==> flow/design.v <==
module RstGen(
    input           clk,
    input           asrst_n,
    output wire     srst_n
);
reg  asrst_n_d1, asrst_n_d2;
always @(posedge clk or negedge asrst_n) begin
    if (!asrst_n) begin
        asrst_n_d1 <= 1'b0;
        asrst_n_d2 <= 1'b0;
    end
    else begin
        asrst_n_d1 <= asrst_n;
        asrst_n_d2 <= asrst_n_d1;
    end
end
assign srst_n = asrst_n_d2;
endmodule
module RoundRobinArbiter(
    input wire clk,
    input wire asrst,            
    input wire en,
    input wire [2:0] req_vld,
    output reg [2:0] o_grant
);
reg [2:0] last_grant;            
always @(*) begin
    if (en)
        case (last_grant)
            'b001: begin
                if      (req_vld[1]) o_grant = 3'b010;
                else if (req_vld[2]) o_grant = 3'b100;
                else if (req_vld[0]) o_grant = 3'b001;
                else                 o_grant = 3'b000;
            end
            'b010: begin
                if      (req_vld[2]) o_grant = 3'b100;
                else if (req_vld[0]) o_grant = 3'b001;
                else if (req_vld[1]) o_grant = 3'b010;
                else                 o_grant = 3'b000;
            end
            'b100: begin
                if      (req_vld[0]) o_grant = 3'b001;
                else if (req_vld[1]) o_grant = 3'b010;
                else if (req_vld[2]) o_grant = 3'b100;
                else                 o_grant = 3'b000;
            end
            default: o_grant <= 3'b000;
        endcase
    else
        o_grant <= 3'b000;
end
always @(posedge clk or posedge asrst) begin
    if (asrst) last_grant <= 'b100;
    else if (en && (| req_vld)) begin
        last_grant <= o_grant;
    end
end
endmodule
module SyncFIFO #(
    parameter DEPTH = 192,
    parameter WIDTH = 8
)(
    input                           clk,
    input                           asrst,   
    input                           wren,    
    input           [WIDTH-1:0]     wrdata,  
    output   wire                   full,    
    input                           rden,    
    output   reg    [WIDTH-1:0]     rddata,  
    output   wire                   empty    
);
localparam ADDR_WIDTH = $clog2(DEPTH);       
reg  [WIDTH-1:0] mem [0:DEPTH-1];            
reg  [ADDR_WIDTH-1:0] wrptr;                 
reg  [ADDR_WIDTH-1:0] rdptr;
reg  [ADDR_WIDTH:0] cnt;                     
always @(posedge clk or posedge asrst) begin
    if (asrst) begin
        rdptr  <= 'd0;
        rddata <= 'd0;
    end 
    else if (rden && !empty) begin
        rddata <= mem[rdptr];
        if (rdptr < DEPTH - 1) 
            rdptr <= rdptr + 'd1;
        else rdptr <= 'd0;
    end
end
always @(posedge clk or posedge asrst) begin
    if (asrst) begin
        wrptr <= 'd0;
    end 
    else if (wren && !full) begin
        mem[wrptr] <= wrdata;
        if (wrptr < DEPTH - 1) 
            wrptr <= wrptr + 'd1;
        else wrptr <= 'd0;
    end
end
always @(posedge clk or posedge asrst) begin
    if (asrst) 
        cnt <= 'd0;
    else if ((wren && !full) && !(rden && !empty))
        cnt <= cnt + 'd1;
    else if (!(wren && !full) && (rden && !empty))
        cnt <= cnt - 'd1;
end
assign full = (cnt == DEPTH);
assign empty = (cnt == 0);
endmodule
module SyncFIFO_Bypass #(
    parameter   DEPTH = 8,
    parameter   WIDTH = 64
)(
    input                       CLK,
    input                       Reset,       
    input                       i_WrEn,      
    input       [WIDTH-1:0]     i_WrData,    
    output wire                 o_Valid,     
    output wire [WIDTH-1:0]     o_Data,
    input                       i_Grant,
    output wire                 o_Grant
);
wire                    fifo_wren, fifo_rden;
wire                    fifo_empty;
wire  [WIDTH-1:0]       fifo_wrdata, fifo_rddata;
reg   [WIDTH-1:0]       i_WrData_reg;        
reg                     i_Grant_reg;         
reg                     fifo_empty_reg;      
always @(posedge CLK) begin
    i_WrData_reg <= i_WrData;
    i_Grant_reg  <= i_Grant;
    fifo_empty_reg <= fifo_empty;
end
assign o_Valid = i_Grant_reg;
assign fifo_wren = (i_WrEn && i_Grant && fifo_empty) ? 0 : i_WrEn;
assign fifo_wrdata = i_WrData;
assign fifo_rden = i_Grant;
assign o_Grant = fifo_empty ? i_WrEn : 1;
assign o_Data  = (i_Grant_reg && fifo_empty_reg) ? i_WrData_reg : fifo_rddata;
SyncFIFO #(
    .DEPTH      ( DEPTH         ),
    .WIDTH      ( WIDTH         )
)u_SyncFIFO(
    .clk        ( CLK           ),
    .asrst      ( Reset         ),
    .wren       ( fifo_wren     ),
    .wrdata     ( fifo_wrdata   ),
    .full       (               ),
    .rden       ( fifo_rden     ),
    .rddata     ( fifo_rddata   ),
    .empty      ( fifo_empty    )
);
endmodule
module PassC #(
    parameter WIDTH = 8
)(
    input                       CLK,
    input                       Reset,       
    input                       i_WrEn,      
    input       [WIDTH-1:0]     i_WrData,    
    output reg                  o_Valid,     
    output reg  [WIDTH-1:0]     o_Data,
    input                       i_Grant,
    output wire                 o_Grant
);
assign o_Grant = i_WrEn;
always @(posedge CLK or posedge Reset) begin
    if (Reset)
        o_Valid <= 'd0;
    else
        o_Valid <= i_Grant;
end
always @(posedge CLK or posedge Reset) begin
    if (Reset)
        o_Data  <= 'd0;
    else if (i_Grant)
        o_Data  <= i_WrData;
end
endmodule
module ArbTop #(
    parameter   FIFO_DEPTH = 8,
    parameter   WIDTH = 64
)(
    input                       CLK,
    input                       ASynReset_N,
    input                       i_DataValid_A, i_DataValid_B, i_DataValid_C,
    input       [WIDTH-1:0]     i_DataIn_A,    i_DataIn_B,    i_DataIn_C,
    input                       i_DataGrant_D,
    output wire                 o_DataValid_D,
    output wire [WIDTH-1:0]     o_DataOut_D,
    output wire                 o_DataGrant_A, o_DataGrant_B, o_DataGrant_C
);
wire                SynReset_N;
wire  [2:0]         arb_req, arb_grant;
wire                PassA_DataVld, PassB_DataVld, PassC_DataVld;
wire  [WIDTH-1:0]   PassA_Data,    PassB_Data,    PassC_Data;
assign {o_DataGrant_C, o_DataGrant_B, o_DataGrant_A} = arb_grant;
assign o_DataValid_D = (PassA_DataVld || PassB_DataVld || PassC_DataVld);
assign o_DataOut_D = PassA_DataVld ? PassA_Data :
                     PassB_DataVld ? PassB_Data :
                     PassC_DataVld ? PassC_Data :
                     0;
RstGen u_RstGen(
    .clk        ( CLK           ),
    .asrst_n    ( ASynReset_N   ),
    .srst_n     ( SynReset_N    )
);
RoundRobinArbiter u_RoundRobinArbiter(
    .clk        ( CLK           ),
    .asrst      ( ~SynReset_N   ),
    .en         ( i_DataGrant_D ),
    .req_vld    ( arb_req       ),
    .o_grant    ( arb_grant     )
);
SyncFIFO_Bypass #(
    .DEPTH      ( FIFO_DEPTH    ),
    .WIDTH      ( WIDTH         )
) u_PassA (
    .CLK        ( CLK           ),
    .Reset      ( ~SynReset_N   ),
    .i_Grant    ( arb_grant[0]  ),
    .i_WrEn     ( i_DataValid_A ),
    .i_WrData   ( i_DataIn_A    ),
    .o_Grant    ( arb_req[0]    ),
    .o_Valid    ( PassA_DataVld ),
    .o_Data     ( PassA_Data    )
);
SyncFIFO_Bypass #(
    .DEPTH      ( FIFO_DEPTH    ),
    .WIDTH      ( WIDTH         )
) u_PassB (
    .CLK        ( CLK           ),
    .Reset      ( ~SynReset_N   ),
    .i_Grant    ( arb_grant[1]  ),
    .i_WrEn     ( i_DataValid_B ),
    .i_WrData   ( i_DataIn_B    ),
    .o_Grant    ( arb_req[1]    ),
    .o_Valid    ( PassB_DataVld ),
    .o_Data     ( PassB_Data    )
);
PassC #(
    .WIDTH      ( WIDTH         )
)u_PassC (
    .CLK        ( CLK           ),
    .Reset      ( ~SynReset_N   ),
    .i_Grant    ( arb_grant[2]  ),
    .i_WrEn     ( i_DataValid_C ),
    .i_WrData   ( i_DataIn_C    ),
    .o_Grant    ( arb_req[2]    ),
    .o_Valid    ( PassC_DataVld ),
    .o_Data     ( PassC_Data    )
);
endmodule
### Reports on ArbTop

The steps from the RTL of ArbTop to its reports follow in flow order.
Lines are those of the file above, counted from 1.
Operators carry their Yosys type and port widths (W data, S select, Z words).
Cell names lack the library's common part.
The mark - stands for no value.

| set-up | value |
|---|---|
| top | ArbTop |
| clock port | CLK |
| standard-cell library | sky130hd |
| library corner | tt_025C_1v80 |

### Word-level counts

Yosys after proc, flatten, opt, wreduce and memory -nomap, before mapping. Print and check cells are not counted. Equal cells are merged and count once.

| bit counts | value |
|---|---|
| input port bits | 198 |
| flip-flop bits (word level) | 1374 |

| operators by class | value |
|---|---|
| add/subtract/negate cells | 8 |
| $lt $le $gt $ge | 4 |
| eq/ne operators | 33 |
| muxes and demuxes | 30 |
| reductions and logical operators | 50 |

Operators with widths:

| cell | count |
|---|---|
| $pmux W64 S8 | 2 |
| $mux W64 | 5 |
| $eq A3 B3 Y1 const B | 17 |
| $reduce_and A3 Y1 | 16 |
| $mux W3 | 12 |
| $eq A3 B2 Y1 const B | 9 |
| $mux W4 | 4 |
| $logic_and A1 B1 Y1 | 15 |
| $eq A3 B1 Y1 const B | 5 |
| $add A3 B1 Y3 const B | 4 |
| $lt A3 B3 Y1 const B | 4 |
| $logic_not A3 Y1 | 4 |
| $pmux W3 S3 | 1 |
| $logic_not A1 Y1 | 8 |
| $add A4 B1 Y4 const B | 2 |
| $sub A4 B1 Y4 const B | 2 |
| $eq A4 B4 Y1 const B | 2 |
| $logic_not A4 Y1 | 2 |
| $mux W1 | 5 |
| $reduce_bool A2 Y1 | 2 |
| $reduce_or A3 Y1 | 1 |
| $logic_or A1 B1 Y1 | 2 |
| $mux W2 | 1 |

### Depth

Yosys ltp: most cells in a row. Word level: on the elaborated netlist, between registers, memories and ports. Mapped: between sequential cells and ports; inverters and the memories' decode and read muxes count.

| logic depth | value |
|---|---|
| depth in word-level cells | 15 |
| ABC_AREA | 1 |
| gate-level depth with buffers | 18 |
| depth with buffers taken out | 17 |

### After synthesis

Source: synth_stat.txt of the flow (Yosys; design flattened, memories mapped). It holds for the ABC_AREA given above (unset counts as 0); a run with the other value may have another netlist.
The area totals of this step are shown rounded.

Cells by type:

| cell | count | area in all (um^2) |
|---|---|---|
| edfxtp_1 | 1024 | 3.07E+04 |
| dfrtp_1 | 217 | 5.43E+03 |
| nand2_1 | 1355 | 5.09E+03 |
| dfxtp_1 | 132 | 2.64E+03 |
| nand3_1 | 364 | 1.82E+03 |
| a21oi_1 | 212 | 1.06E+03 |
| inv_1 | 204 | 765.734 |
| o21ai_0 | 139 | 695.667 |
| clkbuf_1 | 182 | 683.155 |
| nand3b_1 | 87 | 653.126 |
| nor2_1 | 159 | 596.822 |
| a32oi_1 | 64 | 560.538 |
| a31oi_1 | 65 | 406.64 |
| nand4_1 | 65 | 406.64 |
| ha_1 | 28 | 350.336 |
| buf_2 | 41 | 205.197 |
| o2111ai_1 | 17 | 148.893 |
| o21ai_1 | 15 | 75.072 |

Other cell types: 18; their cells: 67.

| mapped netlist | value |
|---|---|
| synthesis area | 0.0528 mm^2 |
| flip-flop cells | 1374 |
| sequential area | 0.0388 mm^2 |
| standard cells after synthesis | 4437 |

### Worst setup path after synthesis

OpenSTA on the mapped netlist: ideal clock, no wires. The path of least setup slack (recovery checks aside). Input and output delay are each 20% of the period. Register names are those of the netlist, which keeps one name where synthesis merged equal registers.

| timing post-synthesis | value |
|---|---|
| path type | flip-flop to flip-flop |
| start point | register u_RstGen.asrst_n_d2 |
| end point | register u_PassA.u_SyncFIFO.mem[0][0] |
| path slack | -3.487 ns |
| data required time | 5.514 ns |
| arrival time | 9.001 ns |
| launch time at the first pin | 0.000 ns |
| stages | 3 |
| delay of the path | 9.487 ns |
| period | 6.0 ns |
| synthesis period reached | 9.487 ns |

"delay of the path" = arrival - input delay + setup time.
"stages": output pins that drive a net of the path, with the launching flip-flop's if there is one; two outputs of one cell count as two.
"synthesis period reached" is the clock period less the worst setup slack; recovery checks do not enter. This is arithmetic on one report: input and output delays are still those of the set period (20% each).
Between the ends stands the longest chain of elaborated cells between them, by number of cells; it is not shown to be the way that was timed. Of several equally long chains one is given.
Each line given opens the expression or statement behind the cell; cells for indexed reads and writes are added by Yosys, which also makes memories of some case tables.

| between the ends, post-synthesis | value |
|---|---|
| cell sequence | dfrtp_1 > nand2_1 > nor2_1 |
| length of the longest elaborated chain | 1 |
| elaborated cells on any way between the ends | 1 |
| those cells by class | 1 x reduce/logical |

RTL lines, path post-synthesis:

| element | line | RTL |
|---|---|---|
| start: declaration | 6 | `reg  asrst_n_d1, asrst_n_d2;` |
| start: assignment | 10 | `asrst_n_d2 <= 1'b0;` |
| start: assignment | 14 | `asrst_n_d2 <= asrst_n_d1;` |
| $reduce_and A3 Y1 | - |  |
| end: assignment | 95 | `mem[wrptr] <= wrdata;` |
| end: declaration | 74 | `reg  [WIDTH-1:0] mem [0:DEPTH-1];` |

### Timing after layout

From the final timing report of stored run 1: the path of least setup slack in the routed layout; clock arrival at registers is part of the times.

| timing after layout | value |
|---|---|
| path type | flip-flop to output port |
| start point | register u_PassB.i_Grant_reg |
| end point | output o_DataOut_D[42] |
| stages | 8 |
| period | 4.93 ns |
| data required time | 3.94 ns |
| path slack | 0.17 ns |
| arrival time | 3.77 ns |
| launch time at the first pin | 0.70 ns |

Between the ends stands the longest chain of elaborated cells between them, by number of cells; it is not shown to be the way that was timed. Of several equally long chains one is given.

| between the ends, after layout | value |
|---|---|
| cell sequence | dfxtp_1 > inv_1 > clkbuf_1 > clkbuf_1 > a21oi_1 > o21ai_0 > a32oi_1 > clkdlybuf4s50_1 |
| length of the longest elaborated chain | 4 |
| elaborated cells on any way between the ends | 4 |
| those cells by class | 3 x mux; 1 x reduce/logical |

RTL lines, path after layout:

| element | line | RTL |
|---|---|---|
| start: declaration | 129 | `reg                     i_Grant_reg;` |
| start: assignment | 133 | `i_Grant_reg  <= i_Grant;` |
| $logic_and A1 B1 Y1 | 141 | `assign o_Data  = (i_Grant_reg && fifo_empty_reg) ? i_WrData_reg : fifo_rddata;` |
| $mux W64 | 141 |  |
| $mux W64 | 202 | `PassB_DataVld ? PassB_Data :` |
| $mux W64 | 201 | `assign o_DataOut_D = PassA_DataVld ? PassA_Data :` |
| end: declaration | 192 | `output wire [WIDTH-1:0]     o_DataOut_D,` |

Record of 2 stored runs of the RTL-to-layout flow on ArbTop, platform sky130hd. The runs are unordered. Constraints: input delay and output delay 20% of the set period each, output load 0.01 pF.
"achieved clock period" means the clock period less the worst setup slack. The figure is calculated, with input and output delays left at 20% of the set period.
By "time on the worst setup path" is meant the share of the clock period that the worst setup path is allowed (20% is reserved at inputs, 20% at outputs), minus its slack. Clock arrival times at its registers enter into it.
By "overall power" is meant OpenSTA's value without simulated activity: inputs other than the clock are taken to toggle once in ten clock periods, and the tool carries that through the logic.
The measured numbers are rounded.
A setting shown as n/a is not set for that run.

| stored run | ABC_AREA | CAP_MARGIN | CELL_PAD_IN_SITES_GLOBAL_PLACEMENT | CORE_MARGIN | CORE_UTILIZATION | CTS_CLUSTER_DIAMETER | CTS_CLUSTER_SIZE | GPL_ROUTABILITY_DRIVEN | GPL_TIMING_DRIVEN | MAX_ROUTING_LAYER | PLACE_DENSITY_LB_ADDON | SETUP_SLACK_MARGIN | SLEW_MARGIN | TNS_END_PERCENT | period_ns | CELL_PAD_IN_SITES_DETAIL_PLACEMENT | netlist area reported by Yosys (mm^2) | standard-cell area of the final layout (mm^2) | setup slack of the worst path (ns) | area inside the die boundary (mm^2) | achieved clock period (ns) | time on the worst setup path (ns) | kind of the worst setup path | utilization after routing | total negative setup slack (ns) | overall power (mW) |
|---|---|---|---|---|---|---|---|---|---|---|---|---|---|---|---|---|---|---|---|---|---|---|---|---|---|---|
| stored run 1 | 1 | 25 | 1 | 3 | 43 | 353 | 36 | 0 | 0 | met4 | 0.2 | 0.19 | 0 | 35 | 4.93 | n/a | 0.0528 | 0.0599 | 0.175 | 0.127 | 4.755 | 3.77 | flip-flop to output port | 0.496 | 0.000 | 21.9 |
| stored run 2 | n/a | 20 | n/a | 2 | 20 | 251 | 52 | n/a | n/a | met5 | n/a | n/a | 20 | n/a | 5.39 | 2 | 0.0519 | 0.06 | 0.452 | 0.263 | 4.938 | 3.86 | flip-flop to output port | 0.233 | 0.000 | 19.0 |
